==> flow/design.v <==
module Control(
    input  [5:0] opcode,
    output reg RegDst, Branch, MemRead, MemtoReg,
    output reg [1:0] ALUOp,
    output reg MemWrite, ALUSrc, RegWrite
);
    always @(*) begin
        case (opcode)
            6'b000000: begin  
                RegDst   = 1;
                ALUSrc   = 0;
                MemtoReg = 0;
                RegWrite = 1;
                MemRead  = 0;
                MemWrite = 0;
                Branch   = 0;
                ALUOp    = 2'b10;
            end
            6'b100011: begin  
                RegDst   = 0;
                ALUSrc   = 1;
                MemtoReg = 1;
                RegWrite = 1;
                MemRead  = 1;
                MemWrite = 0;
                Branch   = 0;
                ALUOp    = 2'b00;
            end
            6'b101011: begin  
                RegDst   = 0;
                ALUSrc   = 1;
                MemtoReg = 0;
                RegWrite = 0;
                MemRead  = 0;
                MemWrite = 1;
                Branch   = 0;
                ALUOp    = 2'b00;
            end
            6'b000100: begin  
                RegDst   = 0;
                ALUSrc   = 0;
                MemtoReg = 0;
                RegWrite = 0;
                MemRead  = 0;
                MemWrite = 0;
                Branch   = 1;
                ALUOp    = 2'b01;
            end
            default: begin
                RegDst   = 0;
                ALUSrc   = 0;
                MemtoReg = 0;
                RegWrite = 0;
                MemRead  = 0;
                MemWrite = 0;
                Branch   = 0;
                ALUOp    = 2'b00;
            end
        endcase
    end
endmodule
module ALUControl(
    input  [1:0] ALUOp,
    input  [5:0] funct,
    output reg [3:0] ALUControl
);
    always @(*) begin
        casex ({ALUOp, funct})
            8'b10_100000: ALUControl = 4'b0010;  
            8'b10_100010: ALUControl = 4'b0110;  
            8'b10_100100: ALUControl = 4'b0000;  
            8'b10_100101: ALUControl = 4'b0001;  
            8'b10_101010: ALUControl = 4'b0111;  
            8'b00_xxxxxx: ALUControl = 4'b0010;  
            8'b01_xxxxxx: ALUControl = 4'b0110;  
            default:      ALUControl = 4'b0000;
        endcase
    end
endmodule
module ALU(
    input  [31:0] A,
    input  [31:0] B,
    input  [3:0]  ALUControl,
    output reg [31:0] Result,
    output Zero
);
    assign Zero = (Result == 0);
    always @(*) begin
        case (ALUControl)
            4'b0010: Result = A + B;            
            4'b0110: Result = A - B;            
            4'b0000: Result = A & B;            
            4'b0001: Result = A | B;            
            4'b0111: Result = (A < B) ? 1 : 0;  
            default: Result = 0;
        endcase
    end
endmodule
`timescale 1ns / 1ps
module Get_Instruction(
    input  [31:0] instruction,
    output [5:0] opcode,
    output reg [4:0] rs,
    output reg [4:0] rt,
    output reg [4:0] rd,
    output reg [4:0] shamt,
    output reg [5:0] funct,
    output reg [15:0] immediate,
    output reg isRtype,
    output reg isItype
);
assign opcode = instruction[31:26];
always @(*) begin
    if (opcode == 6'b000000) begin 
        isRtype   = 1'b1;
        isItype   = 1'b0;
        rs        = instruction[25:21];
        rt        = instruction[20:16];
        rd        = instruction[15:11];
        shamt     = instruction[10:6];
        funct     = instruction[5:0];
        immediate = 16'b0;
    end else begin
        isRtype   = 1'b0;
        isItype   = 1'b1;
        rs        = instruction[25:21];
        rt        = instruction[20:16];
        immediate = instruction[15:0];
        rd        = 5'b0;
        shamt     = 5'b0;
        funct     = 6'b0;
    end
end
endmodule 
`timescale 1ns / 1ps
module getoperands(
    output [31:0] operand1,
    output [31:0] operand2,
    input  [4:0] rs,
    input  [4:0] rt,
    input  [4:0] rd,
    input  [31:0] write_data,
    input  RegDst,
    input  RegWrite,
    input  ALUSrc,           
    input  clk
);
    reg [31:0] registers [0:31];
    wire [4:0] write_reg = (RegDst == 1) ? rd : rt;
    assign operand1 = (rs == 5'd0) ? 32'd0 : registers[rs];
    assign operand2 = (ALUSrc == 1) ? 32'd0 : ((rt == 5'd0) ? 32'd0 : registers[rt]);
    always @(posedge clk) begin
        if (RegWrite && write_reg != 5'd0)
            registers[write_reg] <= write_data;
    end
endmodule
module branch_datapath (
    input  wire [31:0] PC,
    input  wire [31:0] reg1,
    input  wire [31:0] reg2,
    input  wire [15:0] imm,
    input  wire        Branch,
    output wire [31:0] nextPC,
    output wire        Zero,
    output wire        BranchTaken
);
    wire [31:0] PC_plus4;
    wire [31:0] imm_ext;
    wire [31:0] imm_shift;
    wire [31:0] branch_addr;
    wire [31:0] alu_result;
    assign PC_plus4   = PC + 32'd4;
    assign imm_ext    = {{16{imm[15]}}, imm};
    assign imm_shift  = imm_ext << 2;
    assign branch_addr = PC_plus4 + imm_shift;
    assign alu_result = reg1 - reg2;
    assign Zero       = (alu_result == 32'd0);
    assign BranchTaken = Branch & Zero;
    assign nextPC     = BranchTaken ? branch_addr : PC_plus4;
endmodule
module mips_core (
    input  wire        clk,
    input  wire        reset,
    output wire [31:0] imem_addr,
    input  wire [31:0] imem_data,
    output wire [31:0] dmem_addr,
    output wire [31:0] dmem_wdata,
    output wire        dmem_we,
    output wire        dmem_re,
    input  wire [31:0] dmem_rdata
);
    reg  [31:0] PC;
    wire [31:0] nextPC;
    wire [5:0]  opcode, funct;
    wire [4:0]  rs, rt, rd, shamt;
    wire [15:0] immediate;
    wire        isRtype, isItype;
    wire RegDst, Branch, MemRead, MemtoReg, MemWrite, ALUSrc, RegWrite;
    wire [1:0]  ALUOp;
    wire [3:0]  ALUCtl;
    wire [31:0] reg1, reg2, alu_b, alu_result, write_back;
    wire        alu_zero, br_zero, br_taken;
    always @(posedge clk or posedge reset) begin
        if (reset)
            PC <= 32'b0;
        else
            PC <= nextPC;
    end
    assign imem_addr = PC;
    Get_Instruction GI (
        .instruction(imem_data),
        .opcode(opcode),
        .rs(rs),
        .rt(rt),
        .rd(rd),
        .shamt(shamt),
        .funct(funct),
        .immediate(immediate),
        .isRtype(isRtype),
        .isItype(isItype)
    );
    Control CTRL (
        .opcode(opcode),
        .RegDst(RegDst),
        .Branch(Branch),
        .MemRead(MemRead),
        .MemtoReg(MemtoReg),
        .ALUOp(ALUOp),
        .MemWrite(MemWrite),
        .ALUSrc(ALUSrc),
        .RegWrite(RegWrite)
    );
    ALUControl ALUCTRL (
        .ALUOp(ALUOp),
        .funct(funct),
        .ALUControl(ALUCtl)
    );
    getoperands RF (
        .operand1(reg1),
        .operand2(reg2),
        .rs(rs),
        .rt(rt),
        .rd(rd),
        .write_data(write_back),
        .RegDst(RegDst),
        .RegWrite(RegWrite),
        .ALUSrc(1'b0),
        .clk(clk)
    );
    assign alu_b = ALUSrc ? {{16{immediate[15]}}, immediate} : reg2;
    ALU ALU0 (
        .A(reg1),
        .B(alu_b),
        .ALUControl(ALUCtl),
        .Result(alu_result),
        .Zero(alu_zero)
    );
    branch_datapath BD (
        .PC(PC),
        .reg1(reg1),
        .reg2(reg2),
        .imm(immediate),
        .Branch(Branch),
        .nextPC(nextPC),
        .Zero(br_zero),
        .BranchTaken(br_taken)
    );
    assign dmem_addr  = alu_result;
    assign dmem_wdata = reg2;
    assign dmem_we    = MemWrite;
    assign dmem_re    = MemRead;
    assign write_back = MemtoReg ? dmem_rdata : alu_result;
endmodule
# Step by step through the tools: mips_core
# The steps from the RTL of mips_core to its reports follow in flow order.
# Line numbers count from 1 in the design file above.
# Cell names lack the library's common part.
# The mark n/a stands for no value.
[design] top="mips_core" clock_port="clk" lib="sky130hd" lib_corner="tt_025C_1v80"

# Word level
# Source: Yosys, flattened and elaborated, memories not mapped. Widths are those after wreduce; folded enables and synchronous resets count as part of the registers. Registers that Yosys merges into a memory's read port (data or address) are not register bits. Print and check cells do not count. Equal cells are merged and count once.
# Memory sizes are those after Yosys's memory passes, which may raise the word count (mostly to a power of two), join words into wider ones and drop unused or constant bits.
[bits] ramBits=1024 mem_count=1 latch_bits=0 reg_bits=32 clocked_rd_ports_x_width=0 in_bits=66 mem_bits_ro=0 out_inout_bits=98
[mem_list] memory="RF.registers" words=32 width=32 read_ports=2 write_ports=1 line=148 rtl="reg [31:0] registers [0:31];"
[op_classes] n_div=0 logic=3 multipliers=0 reduce_logical=12 n_mux=22 shift=0 eq_ne=12 addsub=5 n_cmp=1
[ops] cell="32-bit two-way mux" count=6
[ops] cell="32-bit case mux with 5-bit select" count=1
[ops] cell="32-bit adder" count=2
[ops] cell="32-bit subtractor" count=2
[ops] cell="32-bit by 3-bit adder with 32-bit output with constant B" count=1
[ops] cell="32-bit < comparator" count=1
[ops] cell="32-bit bitwise AND" count=1
[ops] cell="32-bit bitwise OR" count=1
[ops] cell="32-bit zero test" count=1
[ops] cell="8-bit == test with constant B" count=4
[ops] cell="16-bit two-way mux" count=1
[ops] cell="5-bit two-way mux" count=3
[ops] cell="6-bit == test with constant B" count=2
[ops] cell="3-bit case mux with 4-bit select" count=1
[ops] cell="5-bit zero test" count=2
[ops] cell="2-bit OR reduction" count=4
[ops] cell="1-bit two-way mux" count=8
[ops] cell="3-bit == test with constant B" count=2
[ops] cell="6-bit by 3-bit == test with 1-bit output with constant B" count=1
[ops] cell="6-bit zero test" count=1
[ops] cell="6-bit two-way mux" count=1
[ops] cell="5-bit nonzero test" count=1
[ops] cell="4-bit zero test" count=1
[ops] cell="2-bit case mux with 2-bit select" count=1
[ops] cell="3-bit by 1-bit == test with 1-bit output with constant B" count=1
[ops] cell="3-bit by 2-bit == test with 1-bit output with constant B" count=1
[ops] cell="2-bit by 1-bit == test with 1-bit output with constant B" count=1
[ops] cell="2-bit zero test" count=1
# Other operator kinds: 2; their cells: 2.

# Logic depth
# Yosys ltp: most cells in a row. Word level: on the elaborated netlist, between registers, memories and ports. Mapped: between sequential cells and ports; inverters and the memories' decode and read muxes count.
[depth] word_depth=9 abc_area=1 ltp_mapped=35 depth_no_buf=30

# Mapped cells and area
# Source: synth_stat.txt of the flow (Yosys; design flattened, memories mapped). It holds for the ABC_AREA given above (unset counts as 0); a run with the other value may have another netlist.
[by_type] cell="edfxtp_1" count=1024 area_total_um2=3.07E+04
[by_type] cell="o21ai_0" count=1132 area_total_um2=5.67E+03
[by_type] cell="nor2_1" count=1220 area_total_um2=4.58E+03
[by_type] cell="o221ai_1" count=369 area_total_um2=3231.85
[by_type] cell="nand2_1" count=752 area_total_um2=2.82E+03
[by_type] cell="nand3_1" count=424 area_total_um2=2.12E+03
[by_type] cell="ha_1" count=159 area_total_um2=1.99E+03
[by_type] cell="inv_1" count=404 area_total_um2=1.52E+03
[by_type] cell="clkbuf_1" count=397 area_total_um2=1.49E+03
[by_type] cell="a21oi_1" count=233 area_total_um2=1.17E+03
[by_type] cell="dfrtp_1" count=30 area_total_um2=750.72
[by_type] cell="o22ai_1" count=99 area_total_um2=619.344
[by_type] cell="o211ai_1" count=71 area_total_um2=533.011
[by_type] cell="xor2_1" count=29 area_total_um2=253.994
[by_type] cell="a31oi_1" count=37 area_total_um2=231.472
[by_type] cell="xnor2_1" count=24 area_total_um2=210.202
[by_type] cell="nand4_1" count=33 area_total_um2=206.448
[by_type] cell="nor3_1" count=39 area_total_um2=195.187
# Other cell types: 44; their cells: 313.
[mapped] flip_flops=1054 seq_area_um2=31500.2 mapped_cells=6789 yosys_area_um2=60533.1 buf_cells=490

# Timing after synthesis
# Source: OpenSTA report_checks on the synthesized netlist (no wires, ideal clock, input and output delay 20% of the period each), path of least setup slack; recovery checks are left aside. Register names are those of the netlist, which keeps one name where synthesis merged equal registers.
[synth_path] path_type="input-to-output" startpoint="input port imem_data[21]" endpoint="output port dmem_addr[30]" period_ps=10000 path_stages=29 required_time_ps=8000 arrival_ps=6181 slack_ps=1819 t_first_pin_ps=2000 out_delay_ps=2000 path_delay_ps=4181 input_delay_ps=2000 synth_period_reached_ps=8181
# "path_delay_ps" is the arrival time less input delay plus setup time.
# A path that ends at an output port has no setup time.
# "path_stages": output pins that drive a net of the path, with the launching flip-flop's if there is one; two outputs of one cell count as two.
# "synth_period_reached_ps" = period - worst setup slack (recovery checks aside). The figure is calculated, with input and output delays left at 20% of the set period.
# The rows between start and end are the longest chain of elaborated cells between them; the timing report does not say that the signal goes this way. Where chains are equally long, one stands for them.
# A line is the first line of the expression or statement that the cell stems from. Yosys adds cells for indexed reads and writes and turns some case tables into memories.
# The chain passes a memory read, where the word-level depth is cut; so it can be longer than that depth.
[synth_via] path_cell_list="buf_2 -> clkbuf_1 -> clkbuf_1 -> clkbuf_1 -> clkbuf_1 -> nor2_1 -> o221ai_1 -> nand3_1 -> nand3_1 -> o211ai_1 -> ha_1 -> fa_1 -> inv_1 -> nand3_1 -> nand2_1 -> inv_1 -> nor3_1 -> nor2_1 -> inv_1 -> nand3_1 -> nand2_1 -> a21boi_0 -> o21ai_0 -> nand2_1 -> nand2_1 -> a21oi_1 -> nand2_1 -> nand2_1 -> o21ai_0" elab_chain_len=4 cells_between=8
[synth_lines] element="start, declared" line=185 rtl="input  wire [31:0] imem_data,"
[synth_lines] element="memory read 32 x 32 bit" line=148 rtl="reg [31:0] registers [0:31];"
[synth_lines] element="32-bit two-way mux" line=150 rtl="assign operand1 = (rs == 5'd0) ? 32'd0 : registers[rs];"
[synth_lines] element="32-bit subtractor" line=91 rtl="4'b0110: Result = A - B;"
[synth_lines] element="32-bit case mux with 5-bit select" line=89 rtl="case (ALUControl)"
[synth_lines] element="end, declared" line=186 rtl="output wire [31:0] dmem_addr,"

# Path in the finished layout
# From the final timing report of record 1: the path of least setup slack in the routed layout; clock arrival at registers is part of the times.
# The path's times are printed in steps of 10 ps; the period is the one set.
[layout_path] path_type="input-to-output" startpoint="input port imem_data[21]" endpoint="output port dmem_addr[29]" slack_ps=1720 input_delay_ps=3040 path_stages=21 t_first_pin_ps=3040 period_ps=15200 arrival_ps=10440 out_delay_ps=3040 required_time_ps=12160
# The rows between start and end are the longest chain of elaborated cells between them; the timing report does not say that the signal goes this way. Where chains are equally long, one stands for them.
# The chain passes a memory read, where the word-level depth is cut; so it can be longer than that depth.
[layout_via] path_cell_list="buf_8 -> buf_4 -> buf_4 -> o21ai_0 -> a21oi_1 -> a21oi_1 -> o21ai_0 -> nand2_1 -> o211ai_1 -> inv_1 -> ha_1 -> nor2_1 -> inv_1 -> nor4_1 -> nand3_1 -> o21ai_0 -> nand3_1 -> nand3_1 -> nand3_1 -> o2111ai_1 -> clkdlybuf4s50_1" elab_chain_len=4 cells_between=8
[layout_lines] element="start, declared" line=185 rtl="input  wire [31:0] imem_data,"
[layout_lines] element="memory read 32 x 32 bit" line=148 rtl="reg [31:0] registers [0:31];"
[layout_lines] element="32-bit two-way mux" line=150 rtl="assign operand1 = (rs == 5'd0) ? 32'd0 : registers[rs];"
[layout_lines] element="32-bit subtractor" line=91 rtl="4'b0110: Result = A - B;"
[layout_lines] element="32-bit case mux with 5-bit select" line=89 rtl="case (ALUControl)"
[layout_lines] element="end, declared" line=186 rtl="output wire [31:0] dmem_addr,"

# Stored flow runs of mips_core (4 of them; Yosys, OpenROAD, sky130hd). They differ in their settings and are not a sequence. Constraints: input delay and output delay 20% of the set period each, output load 0.01 pF.
# "achievedPeriod_ps" means the clock period less the worst setup slack. The figure is calculated, with input and output delays left at 20% of the set period.
# By "worst_path_allowed_less_slack_ps" is meant the share of the clock period that the worst setup path is allowed (20% is reserved at inputs, 20% at outputs), minus its slack. Clock arrival times at its registers enter into it.
# "power_mw" rests on the timing tool's default activity at the inputs, not on a simulated workload.
# "worst_path_allowed_less_slack_ps" is known to 10 ps.
run="record 1" settings ABC_AREA=1 CELL_PAD_IN_SITES_DETAIL_PLACEMENT=1 CORE_UTILIZATION=29 CTS_CLUSTER_DIAMETER=350 HOLD_SLACK_MARGIN=0.04 MAX_ROUTING_LAYER="met5" TNS_END_PERCENT=25 period_ns=15.2 CAP_MARGIN=20 CORE_MARGIN=2 SLEW_MARGIN=20
run="record 1" results total_negative_slack_ps=0 final_stdcell_area_um2=69061.2 timing.setup.ws_ps=1716 util_pct=33.3 worst_path_allowed_less_slack_ps=7400 path_kind="input-to-output" fin_hold_ws_ps=671 achievedPeriod_ps=13484 die_footprint_um2=212406.0 power_mw=8.618 synth_area_um2=60533.1
run="record 2" settings ABC_AREA=0 CAP_MARGIN=40 CELL_PAD_IN_SITES_DETAIL_PLACEMENT=1 CELL_PAD_IN_SITES_GLOBAL_PLACEMENT=2 CORE_ASPECT_RATIO=0.72 CORE_MARGIN=5 CORE_UTILIZATION=27 GPL_ROUTABILITY_DRIVEN=1 MAX_ROUTING_LAYER="met5" MIN_ROUTING_LAYER="met2" PLACE_DENSITY_LB_ADDON=0.12 period_ns=9.0 SLEW_MARGIN=20
run="record 2" results total_negative_slack_ps=-101 final_stdcell_area_um2=73763.2 timing.setup.ws_ps=-67 util_pct=34.9 worst_path_allowed_less_slack_ps=5470 path_kind="input-to-output" fin_hold_ws_ps=607 achievedPeriod_ps=9067 die_footprint_um2=222442.0 power_mw=15.045 synth_area_um2=57506.4
run="record 3" settings CORE_UTILIZATION=45 GPL_TIMING_DRIVEN=1 MIN_ROUTING_LAYER="met2" PLACE_DENSITY=0.44 SLEW_MARGIN=40 period_ns=15.2 CAP_MARGIN=20 CORE_MARGIN=2
run="record 3" results total_negative_slack_ps=0 final_stdcell_area_um2=65600.4 timing.setup.ws_ps=1389 util_pct=51.6 worst_path_allowed_less_slack_ps=7730 path_kind="input-to-output" fin_hold_ws_ps=614 achievedPeriod_ps=13811 die_footprint_um2=130668.0 power_mw=8.296 synth_area_um2=57506.4
run="record 4" settings CORE_UTILIZATION=17 PLACE_DENSITY=0.6 period_ns=9.85 CAP_MARGIN=20 CORE_MARGIN=2 SLEW_MARGIN=20
run="record 4" results total_negative_slack_ps=0 final_stdcell_area_um2=71846.4 timing.setup.ws_ps=151 util_pct=21.3 worst_path_allowed_less_slack_ps=5760 path_kind="input-to-output" fin_hold_ws_ps=636 achievedPeriod_ps=9699 die_footprint_um2=342939.0 power_mw=13.049 synth_area_um2=57506.4
